==> flow/design.v <==
`timescale 1ns / 1ps
 module PWM(
    input clk,
	 input rst,
	 input  wire   [2:0] ctr,
	 output reg 	pwm_left_out,				 
	 output reg    pwm_right_out,           
	 output reg [3:0] ctr_dir_out       
    );
	 reg  [19:0]  countleft; 
	 reg  [19:0]  countright; 
	 reg [19:0]left;
	 reg [19:0]right;
	 always@(posedge clk)
	 if(rst)
		begin
		left<=20'h0;
		right<=20'h0;
		ctr_dir_out<=4'b0000;
		end
	 else
	 casex(ctr)
		3'b000:                   
			begin
			left<=20'h24a;
			right<=20'h24a;
			ctr_dir_out<=4'b0101;
			end
		3'b110:                      
			begin
			left<=20'h24a;
			right<=20'h75;
			ctr_dir_out<=4'b0101;
			end
		3'b111:                      
			begin
			left<=20'h24a;
			right<=20'h111;
			ctr_dir_out<=4'b0101; 
			end
		3'b101:                      
			begin
			left<=20'h75;
			right<=20'h24a;
			ctr_dir_out<=4'b0101;
			end
		3'b100:                      
			begin
			left<=20'h111;
			right<=20'h24a;
			ctr_dir_out<=4'b0101;
			end
		3'b011:                      
			begin
			left<=20'h298;
			right<=20'h298;
			ctr_dir_out<=4'b1010;
			end
		3'b010:                      
			begin
			left<=20'h298;
			right<=20'h298;
			ctr_dir_out<=4'b0101;
			end
		3'b001:                      
			begin
			left<=20'h187;
			right<=20'h187;
			ctr_dir_out<=4'b0000;
			end
		endcase
	always@(posedge clk)
		if(rst)
			begin
			countleft=20'b0;
			pwm_left_out=0;
			end
		else
		begin
			countleft=countleft+1;
			if(countleft<=left)
				begin
				pwm_left_out=1;
				end
			else begin
			pwm_left_out=0;
			end
			if(countleft>=20'h30d)
			begin
			countleft=0;
			end
		end
	always@(posedge clk)
		if(rst)
			begin
			countright=20'b0;
			pwm_right_out=0;
			end
		else
		begin
			countright=countright+1;
			if(countright<=right)
				begin
				pwm_right_out=1;
				end
			else begin
			pwm_right_out=0;
			end
			if(countright>=20'h30d)
			begin
			countright=0;
			end
		end
endmodule
`timescale 1ns / 1ps
module HongWai(
	 input clk,
	 input rst,
    output reg [2:0]ctr,
	 input wire [1:0]hwsignal,
	 output reg [1:0]leds_hw
    );
	 always@(posedge clk)                  
    begin
	 if(rst)
		leds_hw<=2'b00;
	 else
	 leds_hw<=hwsignal;
	 end
	 always@(posedge clk)
		if(rst)
			ctr<=3'b000;
		else
		casex(hwsignal)
		2'b00:
			begin
			ctr<=3'b000;
			end
		2'b10:
			begin
			ctr<=3'b101;       
			end
		2'b01:
			begin
			ctr<=3'b110;
			end
		2'b11:
			begin
			ctr<=3'b000;
			end
		endcase
endmodule
`timescale 1ns / 1ps
module ChaoShengBo(
	 input clk,
	 input rst,
	 output reg [2:0]ctr,
	 output reg En_o,
	 output reg En_negedge_o,
	 output reg Trig,
	 input wire Echo,
	 input wire [1:0]hwsignal,
	output reg En_tag
    );
	 reg [23:0]count;           
	 reg [23:0]timecount;       
	 reg [23:0]keep_obstacle_time;
	 reg [23:0]keep_no_obstacle_time;     
	 reg En;                     
	 reg [31:0]turnleft_count;      
	 reg [1:0]temp;
	 reg [1:0]Echo_temp;
	 reg En_negedge;
	 reg tag;
	 reg [31:0]tag_count;      
	 reg [31:0]count_total; 
	 reg count_tag;
	 always@(posedge clk)
	 if(rst)
	 begin
	 count=24'b0;
	 Trig=1'b0;
	 end
	 else
	 begin
	 count=count+1;
	 if(count>=24'h1312d)       
		begin
		Trig=1'b1;
		end
	if(count==24'h13136)           
		begin
		Trig=1'b0;
		count=24'b0;
		end
	 end
	 always@(posedge clk)
	 if(rst)
		begin
		timecount=24'b0;
		keep_obstacle_time<=24'b0;
		En=0;
		keep_no_obstacle_time=24'b0;
		turnleft_count=32'b0;
		temp<=2'b0;
		Echo_temp<=2'b0;
		En_negedge=0;
		ctr<=3'b000;
		En_tag=0;
		tag=0;
		tag_count=0;
		count_total=0;
		count_tag=0;
		En_o<=0;
		En_negedge_o<=0;
		end
	 else
	 begin
	 keep_obstacle_time<=timecount;
	 if(Echo)
		begin
		timecount=timecount+1;
		end
	  Echo_temp[0]<=Echo;
	  Echo_temp[1]<=Echo_temp[0]; 
	  if((Echo_temp==2'b10)&&(keep_obstacle_time>=24'h1e84))
	  begin
	  timecount=24'b0;
	  En=0;
	  end
	  if((keep_obstacle_time<=24'h6b7)&&(keep_obstacle_time>=24'h4e)&&(Echo_temp==2'b10))
		begin
		timecount=24'b0;
		En=1;
		ctr<=3'b111;
		end
	 temp[0]<=En;
	 temp[1]<=temp[0];
	 if(temp==2'b10)
	 begin
	 En_negedge=1;
	 tag=1;
	 count_tag=1;
	 end
	 if(count_tag==1)
	 begin
	 count_total=count_total+1;
	 end
	 if(En_negedge&(turnleft_count<=32'h1443fd)&(turnleft_count>32'h8583b))
	 begin
	 turnleft_count=turnleft_count+1;
	  ctr<=3'b100;
	 end
	 if(En_negedge&(turnleft_count<=32'h8583b))
	 begin
	 turnleft_count=turnleft_count+1;
	  ctr<=3'b000;
	 end
	  if(En_negedge&(turnleft_count<=32'h1a39de)&(turnleft_count>32'h1443fd))
	 begin
	 turnleft_count=turnleft_count+1;
	  ctr<=3'b111;
	 end
	 if(turnleft_count>=32'h1a39de)
	 begin
	 En_negedge=0;
	 turnleft_count=32'b0;
	 end
	 if(tag==1&((hwsignal==2'b10)|(hwsignal==2'b00)))
	 begin
	 En_tag=1;
	 tag_count=tag_count+1;
	 ctr<=3'b110;
	 end
	 if(tag_count>=32'h5f5e1)
	 begin
	 En_tag=0;
	 tag_count=0;
	 tag=0;
	 count_total=0;
	 count_tag=0;
	 end
	 if(count_total>=32'h5f5e10)
	 begin
	 En_tag=0;
	 tag_count=0;
	 tag=0;
	 count_total=0;
	 count_tag=0;
	 end
	 En_o<=En;
	 En_negedge_o<=En_negedge;
	 end
endmodule
`timescale 1ns / 1ps
module Bluetooth(
    input clk,
	 input rst,
	 input Rx,
	 output Tx,
	 output reg [7:0] seg_data,
	 output [7:0] seg_slect,
	 output reg bl_En,
	 output reg [2:0] bl_ctr
    );
	 reg EnRead;
	 reg [19:0]fp;
	 reg [16:0]seg_fp;
	 reg seg_fp_clk;
	 reg [7:0]data;
	 reg [7:0]seg_data_r;
	 reg bl_En_r;
	 reg [2:0]bl_ctr_r;
	 assign seg_slect=8'hfe;
	 assign Tx=1'b0;
	 always@(posedge clk)
	 if(rst)
	 begin
	 EnRead=0;
	 fp=20'h0;
	 data=8'hfe;
	 seg_fp=17'h0;
	 seg_fp_clk=0;
	 seg_data_r=8'h0;
	 bl_En_r=0;
	 bl_ctr_r=3'b001;
	 seg_data<=8'h0;
	 bl_En<=0;
	 bl_ctr<=3'b001;
	 end
	 else
	 begin
		if(Rx==0)
			begin
				EnRead=1;
			end
		if(EnRead)
			begin
				fp=fp+1;
			end
		case(fp)
		20'h7a:
			begin
				data[0]=Rx;
			end
		20'hcb:
			begin
				data[1]=Rx;
			end
		20'h11d:
			begin
				data[2]=Rx;
			end
		20'h16e:
			begin
				data[3]=Rx;
			end
		20'h1c0:
			begin
				data[4]=Rx;
			end
		20'h211:
			begin
				data[5]=Rx;
			end	
		20'h262:
			begin
				data[6]=Rx;
			end
		20'h2b4:
			begin
				data[7]=Rx;
			end
		20'h305:               
			begin
				EnRead=0;
				fp=20'h0;
			end
		endcase
	 seg_fp=seg_fp+1;
	 if(seg_fp==17'h1fff)
		begin
		seg_fp_clk=0;
		end
		if(seg_fp==17'h3d09)
		begin
		if(seg_fp_clk==0)
		case(data)
	  8'h0:
		begin
		seg_data_r=8'b11000000;
		bl_ctr_r=3'b010;                  
		end
	  8'h1:
		begin
		seg_data_r=8'b11111001;
		bl_ctr_r=3'b111;                  
		end
	  8'h2:
		begin
		seg_data_r=8'b10100100;
		bl_ctr_r=3'b011;                  
		end
	  8'h3:
		begin
		seg_data_r=8'b10110000;
		bl_ctr_r=3'b100;                  
		end
	  8'h4:
		begin
		seg_data_r=8'b10011001;
		bl_ctr_r=3'b001;                 
		end
	  8'h5:
		begin
		seg_data_r=8'b10010010;
		bl_En_r=1;                       
		end
	  8'h6:
		begin
		seg_data_r=8'b10000010;
		bl_En_r=0;                        
		end
	  8'h7:
		begin
		seg_data_r=8'b00000111;
		end
	  8'h8:
		begin
		seg_data_r=8'b01111111;
		end
	  8'h9:
		begin
		seg_data_r=8'b01101111;
		end
	 8'hff:
		begin
		seg_data_r=8'b01110110;
		end
	 8'hfe:
		begin
		seg_data_r=8'b10001100;
		end
	  endcase
		seg_fp_clk=1;
		end
	 seg_data<=seg_data_r;
	 bl_En<=bl_En_r;
	 bl_ctr<=bl_ctr_r;
	 end
endmodule
`timescale 1ns / 1ps
module Top(
	input  clk,
	input  rst,
	output pwm_left_out,
	output pwm_right_out,
	output [3:0] ctr_dir_out,
	output [2:0] led,
	input  [1:0]hwsignal,
	output [1:0]leds_hw,
	output wire [2:0] led_pwm_ctr,
	output Trig,
	input Echo,
	output En_tag,
	output csb_En_negedge,
	input Rx,
	output Tx,
	output [7:0] data,
	output [7:0] seg_slect
    );
	wire [2:0]hw_ctr;
	wire [2:0]ctr;
	wire [2:0]bl_ctr;
	wire csb_En;                    
	wire bl_En;
	wire [2:0]csb_ctr;
	wire [2:0]middctr;
	PWM pwm(.clk(clk),
				.rst(rst),
				.ctr(ctr),
				.pwm_left_out(pwm_left_out),
				.pwm_right_out(pwm_right_out),
				.ctr_dir_out(ctr_dir_out));
	HongWai hw(.clk(clk),
					.rst(rst),
					.ctr(hw_ctr),
					.hwsignal(hwsignal),
					.leds_hw(leds_hw));
	ChaoShengBo csb(.clk(clk),
					.rst(rst),
					.ctr(csb_ctr),
					.En_o(csb_En),
					.En_negedge_o(csb_En_negedge),
					.Trig(Trig),
					.Echo(Echo),
					.hwsignal(hwsignal),
					.En_tag(En_tag)
					);
	Bluetooth bt(.clk(clk),
					.rst(rst),
					.Rx(Rx),
					.Tx(Tx),
					.seg_data(data),
					.seg_slect(seg_slect),
					.bl_ctr(bl_ctr),
					.bl_En(bl_En));
		assign middctr=(csb_En|csb_En_negedge)?csb_ctr:hw_ctr;
		assign ctr=bl_En?bl_ctr:middctr;
		assign led_pwm_ctr=csb_ctr;
		assign led=ctr;
endmodule
# From RTL to reports: Top
# Tool output for the design above before and after an edit, in the order of the flow.
# Lines under "orig" count in the file above, lines under "edited" in the edited file.
# "diff": "edited" minus "orig" as printed here. "change_rel_pct": 100 x difference / "orig".
# Operators carry their Yosys type and port widths (W data, S select, Z words).
# Cell names lack the library's common part.
# A cell with -- has no value.
[design]
top = "Top"
clock = "clk"
lib = "sky130hd"
lib_corner = "tt_025C_1v80"

# The edit
# Unified diff, file above to edited file.
# This change comes from a script, not from a designer. The edited design behaves differently; no optimisation was intended.
# begin of diff
@@ -99,5 +99,5 @@
 		else
 		begin
-			countright=countright+1;
+			countright=countright|1;
 			if(countright<=right)
 				begin
# end of diff

# Word level
# Yosys after proc, flatten, opt, wreduce and memory -nomap, before mapping. Memory bits, and registers merged into a memory's read port (data or address), are not among the register bits. Print and check cells are not counted.
# Yosys's memory passes give these memory sizes; they may raise the number of words (mostly to a power of two), join words into wider ones and drop unused or constant bits.
[word_totals]
columns = ["item", "orig", "edited", "diff", "change_rel_pct"]
rows = [
  ["regBits", 327, 307, -20, -6.12],
  ["mem_count", 1, 1, 0, 0.00],
  ["clocked_rd_ports_x_width", 24, 24, 0, 0.00],
  ["wordCells", 178, 174, -4, -2.25],
  ["inputBits", 6, 6, 0, 0.00],
  ["mem_bits_ro", 192, 192, 0, 0.00],
]
[mem_list]
columns = ["item", "orig", "edited"]
rows = [
  ["memory_list", "8 x 24 bit 1R0W", "8 x 24 bit 1R0W"],
]
[op_classes]
columns = ["item", "orig", "edited", "diff", "change_rel_pct"]
rows = [
  ["n_cmp", 16, 15, -1, -6.25],
  ["mux", 56, 56, 0, 0.00],
  ["eq_ne", 28, 28, 0, 0.00],
  ["addsub", 11, 10, -1, -9.09],
  ["bitwise", 9, 9, 0, 0.00],
  ["reduce_logical", 23, 22, -1, -4.35],
]
[op_table]
columns = ["operator", "orig", "edited", "diff", "change_rel_pct"]
rows = [
  ["$reduce_or A2 Y1", 8, 7, -1, -12.50],
  ["$add A20 B1 Y20 const B", 3, 2, -1, -33.33],
  ["$ge A20 B10 Y1 const B", 2, 1, -1, -50.00],
  ["$le A20 B20 Y1", 2, 1, -1, -50.00],
  ["$le A1 B20 Y1 const A", 0, 1, 1, "--"],
  ["$mux W1", 32, 32, 0, 0.00],
  ["$mux W32", 11, 11, 0, 0.00],
  ["$mux W3", 7, 7, 0, 0.00],
  ["$and A1 B1 Y1", 6, 6, 0, 0.00],
  ["$add A32 B1 Y32 const B", 5, 5, 0, 0.00],
  ["$eq A2 B2 Y1 const B", 4, 4, 0, 0.00],
  ["$eq A20 B10 Y1 const B", 4, 4, 0, 0.00],
  ["$eq A8 B3 Y1 const B", 4, 4, 0, 0.00],
  ["$eq A20 B9 Y1 const B", 3, 3, 0, 0.00],
  ["$logic_and A1 B1 Y1", 3, 3, 0, 0.00],
  ["$reduce_and A3 Y1", 3, 3, 0, 0.00],
  ["$add A24 B1 Y24 const B", 2, 2, 0, 0.00],
  ["$eq A8 B2 Y1 const B", 2, 2, 0, 0.00],
  ["$eq A8 B4 Y1 const B", 2, 2, 0, 0.00],
  ["$eq A8 B8 Y1 const B", 2, 2, 0, 0.00],
  ["$le A32 B21 Y1 const B", 2, 2, 0, 0.00],
  ["$mux W20", 2, 2, 0, 0.00],
  ["$or A1 B1 Y1", 2, 2, 0, 0.00],
  ["$reduce_bool A5 Y1", 2, 2, 0, 0.00],
  ["$reduce_or A3 Y1", 2, 2, 0, 0.00],
  ["$add A17 B1 Y17 const B", 1, 1, 0, 0.00],
  ["$eq A17 B13 Y1 const B", 1, 1, 0, 0.00],
  ["$eq A17 B14 Y1 const B", 1, 1, 0, 0.00],
]
# The list need not be complete.

# Logic depth
# Depth = most cells in a row (Yosys ltp): at word level without a register or memory, in the mapped netlist without a sequential cell, where the memories' decode and read muxes count.
[depth]
columns = ["item", "orig", "edited", "diff", "change_rel_pct"]
rows = [
  ["depth_word", 18, 18, 0, 0.00],
  ["ABC_AREA", "0", "0", "--", "--"],
  ["ltp_mapped", 30, 30, 0, 0.00],
  ["ltp_nobuf", 26, 24, -2, -7.69],
]

# After synthesis
# Source: synth_stat.txt of the flow (Yosys; design flattened, memories mapped). It holds for the ABC_AREA given above (unset counts as 0); a run with the other value may have another netlist.
[mapped]
columns = ["item", "orig", "edited", "diff", "change_rel_pct"]
rows = [
  ["seq_area_mm2", 0.0060858, 0.0056855, -0.0004003, -6.58],
  ["mapped_cells", 2009, 1957, -52, -2.59],
  ["ff_cells", 304, 284, -20, -6.58],
  ["mapped_area_mm2", 0.0162744, 0.0157651, -0.0005093, -3.13],
]
[by_type]
columns = ["cell", "orig", "edited", "diff", "change_rel_pct"]
rows = [
  ["a21oi_1", 85, 62, -23, -27.06],
  ["nor3_1", 85, 62, -23, -27.06],
  ["nand2_1", 168, 189, 21, 12.50],
  ["dfxtp_1", 304, 284, -20, -6.58],
  ["and2_1", 26, 11, -15, -57.69],
  ["xnor2_1", 106, 93, -13, -12.26],
  ["ha_1", 46, 34, -12, -26.09],
  ["and3_1", 45, 33, -12, -26.67],
  ["or4_1", 16, 5, -11, -68.75],
  ["nor4b_1", 1, 12, 11, 1100.00],
  ["nor4_1", 35, 25, -10, -28.57],
  ["nand2b_1", 13, 23, 10, 76.92],
  ["a31oi_2", 0, 10, 10, "--"],
  ["inv_1", 65, 56, -9, -13.85],
  ["a31oi_1", 28, 37, 9, 32.14],
  ["nor2b_1", 56, 48, -8, -14.29],
  ["nor3b_1", 5, 13, 8, 160.00],
  ["buf_2", 2, 10, 8, 400.00],
]
# The list need not be complete.
# By module: a second synthesis without flattening, with its own total; a netlist apart from the flattened one above.
[unflattened]
columns = ["item", "orig", "edited", "diff", "change_rel_pct"]
rows = [
  ["cells_unflattened", 2116, 1968, -148, -6.99],
  ["hier_area_mm2", 0.0173692, 0.0160754, -0.0012938, -7.45],
]
# Each row is one instance without its submodules.
[modules_orig]
columns = ["mod", "instances", "seq_area_mm2", "cells", "area_mm2"]
rows = [
  ["ChaoShengBo", 1, 0.0035834, 1324, 0.0105939],
  ["Bluetooth", 1, 0.0011811, 411, 0.003402],
  ["PWM", 1, 0.0012212, 354, 0.003123],
  ["HongWai", 1, 0.0001001, 14, 0.0001677],
  ["Top", 1, 0, 13, 0.0000826],
]
[modules_edited]
columns = ["mod", "instances", "seq_area_mm2", "cells", "area_mm2"]
rows = [
  ["ChaoShengBo", 1, 0.0035834, 1318, 0.0104388],
  ["Bluetooth", 1, 0.0011811, 411, 0.003402],
  ["PWM", 1, 0.0008208, 212, 0.0019844],
  ["HongWai", 1, 0.0001001, 14, 0.0001677],
  ["Top", 1, 0, 13, 0.0000826],
]

# Timing after synthesis
# OpenSTA on the mapped netlist: ideal clock, no wires. The path of least setup slack (recovery checks aside). Input and output delay are each 20% of the period. Register names are those of the netlist, which keeps one name where synthesis merged equal registers.
[synth_timing]
columns = ["item", "orig", "edited", "diff", "change_rel_pct"]
rows = [
  ["path_kind", "register -> register", "register -> register", "--", "--"],
  ["startpoint", "register csb.turnleft_count[0]", "register csb.turnleft_count[13]", "--", "--"],
  ["endpoint", "register csb.turnleft_count[20]", "register csb.turnleft_count[10]", "--", "--"],
  ["launch_ns", 0.000, 0.000, 0.000, "--"],
  ["tclk_ns", 10.0, 10.0, 0.0, 0.00],
  ["stages", 29, 30, 1, 3.45],
  ["arrival_time_ns", 7.297, 6.370, -0.927, -12.70],
  ["n_path_buf", 4, 6, 2, 50.00],
  ["path_slack_ns", 2.568, 3.555, 0.987, "--"],
  ["path_delay_ns", 7.432, 6.444, -0.988, -13.29],
  ["synth_period_reached_ns", 7.432, 6.445, -0.987, -13.28],
]
# "path_delay_ns" is the arrival time less input delay plus setup time.
# "stages": output pins that drive a net of the path, with the launching flip-flop's if there is one; two outputs of one cell count as two.
# "synth_period_reached_ns" is the clock period less the worst setup slack; recovery checks do not enter. This is arithmetic on one report: input and output delays are still those of the set period (20% each).
# The rows between start and end are the longest chain of elaborated cells between them; the timing report does not say that the signal goes this way. Where chains are equally long, one stands for them.
# A line is the first line of the expression or statement that the cell stems from. Yosys adds cells for indexed reads and writes and turns some case tables into memories.
# A register here has more assigning lines than the two given.
[synth_via_orig]
path_cell_list = "dfxtp_1 inv_1 ha_1 or4bb_1 or4_4 a211oi_2 nor3_2 buf_2 xnor2_1 ha_1 clkbuf_1 nand3_1 nor3_1 a21oi_1 nor4b_1 a41oi_4 a2111oi_1 xnor2_1 nand3_1 or4_1 o41a_1 and2_1 buf_6 nor4b_2 xor2_1 nand4_1 a311oi_4 buf_6 nor3_1"
elab_chain_cells = 16
cone_cells = 21
lines_between = 8
classes_between = "add/sub (3); compare (6); mux (6); logic (5); reduce/logical (1)"
[synth_lines_orig]
columns = ["item", "line_no", "text"]
rows = [
  ["from (decl)", 170, "reg [31:0]turnleft_count;"],
  ["from (assign)", 251, "turnleft_count=turnleft_count+1;"],
  ["from (assign)", 256, "turnleft_count=turnleft_count+1;"],
  ["$le A32 B21 Y1", 249, "if(En_negedge&(turnleft_count<=32'h1443fd)&(turnleft_count>32'h8583b))"],
  ["$and A1 B1 Y1 (2 in a row)", 249, ""],
  ["$mux W32", 249, ""],
  ["$mux W32", 198, "if(rst)"],
  ["$le A32 B20 Y1", 254, "if(En_negedge&(turnleft_count<=32'h8583b))"],
  ["$and A1 B1 Y1", 254, ""],
  ["$mux W32", 254, ""],
  ["$mux W32", 198, ""],
  ["$le A32 B21 Y1", 259, "if(En_negedge&(turnleft_count<=32'h1a39de)&(turnleft_count>32'h1443fd))"],
  ["$and A1 B1 Y1 (2 in a row)", 259, ""],
  ["$mux W32", 259, ""],
  ["$mux W32", 198, ""],
  ["$ge A32 B21 Y1", 264, "if(turnleft_count>=32'h1a39de)"],
  ["$reduce_or A2 Y1", "--", ""],
  ["to (assign)", 256, ""],
  ["to (assign)", 261, "turnleft_count=turnleft_count+1;"],
  ["to (decl)", 170, ""],
]
[synth_via_edited]
path_cell_list = "dfxtp_1 buf_6 or4_1 or3b_1 o31a_1 a211oi_2 buf_2 buf_2 nand2_1 o21ai_0 ha_1 clkbuf_1 inv_1 a21oi_1 nand4_1 a21o_1 nor2_1 buf_2 nor2_1 a21oi_1 inv_1 ha_1 o221ai_1 a21oi_1 or3_4 or4_4 xnor2_4 nand4_4 buf_6 a31oi_2"
elab_chain_cells = 16
cone_cells = 21
lines_between = 8
classes_between = "add/sub (3); compare (6); mux (6); logic (5); reduce/logical (1)"
[synth_lines_edited]
columns = ["item", "line_no", "text"]
rows = [
  ["from (decl)", 170, "reg [31:0]turnleft_count;"],
  ["from (assign)", 251, "turnleft_count=turnleft_count+1;"],
  ["from (assign)", 256, "turnleft_count=turnleft_count+1;"],
  ["$le A32 B21 Y1", 249, "if(En_negedge&(turnleft_count<=32'h1443fd)&(turnleft_count>32'h8583b))"],
  ["$and A1 B1 Y1 (2 in a row)", 249, ""],
  ["$mux W32", 249, ""],
  ["$mux W32", 198, "if(rst)"],
  ["$le A32 B20 Y1", 254, "if(En_negedge&(turnleft_count<=32'h8583b))"],
  ["$and A1 B1 Y1", 254, ""],
  ["$mux W32", 254, ""],
  ["$mux W32", 198, ""],
  ["$le A32 B21 Y1", 259, "if(En_negedge&(turnleft_count<=32'h1a39de)&(turnleft_count>32'h1443fd))"],
  ["$and A1 B1 Y1 (2 in a row)", 259, ""],
  ["$mux W32", 259, ""],
  ["$mux W32", 198, ""],
  ["$ge A32 B21 Y1", 264, "if(turnleft_count>=32'h1a39de)"],
  ["$reduce_or A2 Y1", "--", ""],
  ["to (assign)", 256, ""],
  ["to (assign)", 261, "turnleft_count=turnleft_count+1;"],
  ["to (decl)", 170, ""],
]

# Timing after layout
# From the final timing report of each run of set A: the path of least setup slack in the routed layout; clock arrival at registers is part of the times.
[layout_timing]
columns = ["item", "orig", "edited", "diff", "change_rel_pct"]
rows = [
  ["path_kind", "register -> register", "register -> register", "--", "--"],
  ["startpoint", "register csb.turnleft_count[29]", "register csb.turnleft_count[13]", "--", "--"],
  ["endpoint", "register csb.turnleft_count[5]", "register csb.turnleft_count[6]", "--", "--"],
  ["tclk_ns", 10.0, 10.0, 0.0, 0.00],
  ["arrival_time_ns", 9.14, 8.17, -0.97, -10.61],
  ["path_slack_ns", 1.23, 2.22, 0.99, "--"],
  ["launch_ns", 0.54, 0.55, 0.01, 1.85],
  ["stages", 23, 25, 2, 8.70],
  ["n_path_buf", 0, 1, 1, "--"],
]
# The rows between start and end are the longest chain of elaborated cells between them; the timing report does not say that the signal goes this way. Where chains are equally long, one stands for them.
# A register here has more assigning lines than the two given.
[layout_via_orig]
path_cell_list = "dfxtp_1 nor4_1 nand3b_1 or3_1 a211o_1 nor2_1 o21ai_0 ha_1 inv_1 a22oi_1 a2111o_1 a2111o_1 a2111oi_1 xnor2_1 nand3_1 or4_1 o41a_1 and2_1 nor4b_2 xor2_1 nand4_1 a311oi_4 nor3_1"
elab_chain_cells = 16
cone_cells = 21
lines_between = 8
classes_between = "add/sub (3); compare (6); mux (6); logic (5); reduce/logical (1)"
[layout_lines_orig]
columns = ["item", "line_no", "text"]
rows = [
  ["from (decl)", 170, "reg [31:0]turnleft_count;"],
  ["from (assign)", 251, "turnleft_count=turnleft_count+1;"],
  ["from (assign)", 256, "turnleft_count=turnleft_count+1;"],
  ["$le A32 B21 Y1", 249, "if(En_negedge&(turnleft_count<=32'h1443fd)&(turnleft_count>32'h8583b))"],
  ["$and A1 B1 Y1 (2 in a row)", 249, ""],
  ["$mux W32", 249, ""],
  ["$mux W32", 198, "if(rst)"],
  ["$le A32 B20 Y1", 254, "if(En_negedge&(turnleft_count<=32'h8583b))"],
  ["$and A1 B1 Y1", 254, ""],
  ["$mux W32", 254, ""],
  ["$mux W32", 198, ""],
  ["$le A32 B21 Y1", 259, "if(En_negedge&(turnleft_count<=32'h1a39de)&(turnleft_count>32'h1443fd))"],
  ["$and A1 B1 Y1 (2 in a row)", 259, ""],
  ["$mux W32", 259, ""],
  ["$mux W32", 198, ""],
  ["$ge A32 B21 Y1", 264, "if(turnleft_count>=32'h1a39de)"],
  ["$reduce_or A2 Y1", "--", ""],
  ["to (assign)", 256, ""],
  ["to (assign)", 261, "turnleft_count=turnleft_count+1;"],
  ["to (decl)", 170, ""],
]
[layout_via_edited]
path_cell_list = "dfxtp_1 or4_1 or3b_1 o31a_1 a211oi_2 buf_4 nand2_1 o21ai_0 ha_1 inv_1 a21oi_1 nand4_1 a21o_1 nor2_1 nor2_1 a21oi_1 inv_1 ha_1 o221ai_1 a21oi_1 or3_4 o31ai_1 xor2_1 o311ai_4 a31oi_1"
elab_chain_cells = 16
cone_cells = 21
lines_between = 8
classes_between = "add/sub (3); compare (6); mux (6); logic (5); reduce/logical (1)"
[layout_lines_edited]
columns = ["item", "line_no", "text"]
rows = [
  ["from (decl)", 170, "reg [31:0]turnleft_count;"],
  ["from (assign)", 251, "turnleft_count=turnleft_count+1;"],
  ["from (assign)", 256, "turnleft_count=turnleft_count+1;"],
  ["$le A32 B21 Y1", 249, "if(En_negedge&(turnleft_count<=32'h1443fd)&(turnleft_count>32'h8583b))"],
  ["$and A1 B1 Y1 (2 in a row)", 249, ""],
  ["$mux W32", 249, ""],
  ["$mux W32", 198, "if(rst)"],
  ["$le A32 B20 Y1", 254, "if(En_negedge&(turnleft_count<=32'h8583b))"],
  ["$and A1 B1 Y1", 254, ""],
  ["$mux W32", 254, ""],
  ["$mux W32", 198, ""],
  ["$le A32 B21 Y1", 259, "if(En_negedge&(turnleft_count<=32'h1a39de)&(turnleft_count>32'h1443fd))"],
  ["$and A1 B1 Y1 (2 in a row)", 259, ""],
  ["$mux W32", 259, ""],
  ["$mux W32", 198, ""],
  ["$ge A32 B21 Y1", 264, "if(turnleft_count>=32'h1a39de)"],
  ["$reduce_or A2 Y1", "--", ""],
  ["to (assign)", 256, ""],
  ["to (assign)", 261, "turnleft_count=turnleft_count+1;"],
  ["to (decl)", 170, ""],
]

# Measured runs
# Both versions went through the flow (Yosys, OpenROAD) with the same settings in each pair. Constraints: input delay and output delay 20% of the set period each, output load 0.01 pF.
[flow_settings_set_A]
CORE_UTILIZATION = 40
PLACE_DENSITY = 0.6
period_ns = 10.0
CAP_MARGIN = 20
CORE_MARGIN = 2
SLEW_MARGIN = 20
[results_set_A]
columns = ["item", "orig", "edited", "diff", "change_rel_pct"]
rows = [
  ["synthArea_mm2", 0.0162744, 0.0157651, -0.0005093, -3.13],
  ["util_pct", 46.0, 45.5, -0.5, "--"],
  ["fin_ws_ns", 1.235, 2.217, 0.982, "--"],
  ["dieArea_mm2", 0.0423145, 0.0410164, -0.0012981, -3.07],
  ["power_total_mw", 2.678, 2.424, -0.254, -9.48],
  ["finalCellArea_mm2", 0.0183789, 0.0176444, -0.0007345, -4.00],
  ["timing.hold.ws_ns", 0.464, 0.472, 0.008, "--"],
  ["tns_setup_ns", 0.000, 0.000, 0.000, "--"],
  ["period_less_ws_ns", 8.765, 7.783, -0.982, -11.20],
]
[flow_settings_set_B]
CAP_MARGIN = 30
CELL_PAD_IN_SITES_DETAIL_PLACEMENT = 1
CORE_UTILIZATION = 35
PLACE_DENSITY_LB_ADDON = 0.21
period_ns = 9.74
CORE_MARGIN = 2
SLEW_MARGIN = 20
[results_set_B]
columns = ["item", "orig", "edited", "diff", "change_rel_pct"]
rows = [
  ["synthArea_mm2", 0.0162744, 0.0157651, -0.0005093, -3.13],
  ["util_pct", 40.3, 39.9, -0.4, "--"],
  ["fin_ws_ns", 0.882, 2.021, 1.139, "--"],
  ["dieArea_mm2", 0.0482395, 0.0467576, -0.0014819, -3.07],
  ["power_total_mw", 2.908, 2.467, -0.441, -15.17],
  ["finalCellArea_mm2", 0.0186404, 0.0176882, -0.0009522, -5.11],
  ["timing.hold.ws_ns", 0.470, 0.467, -0.003, "--"],
  ["tns_setup_ns", 0.000, 0.000, 0.000, "--"],
  ["period_less_ws_ns", 8.858, 7.719, -1.139, -12.86],
]
# "period_less_ws_ns" = clock period - worst setup slack. The figure is calculated, with input and output delays left at 20% of the set period.
# By "power_total_mw" is meant OpenSTA's value without simulated activity: inputs other than the clock are taken to toggle once in ten clock periods, and the tool carries that through the logic.
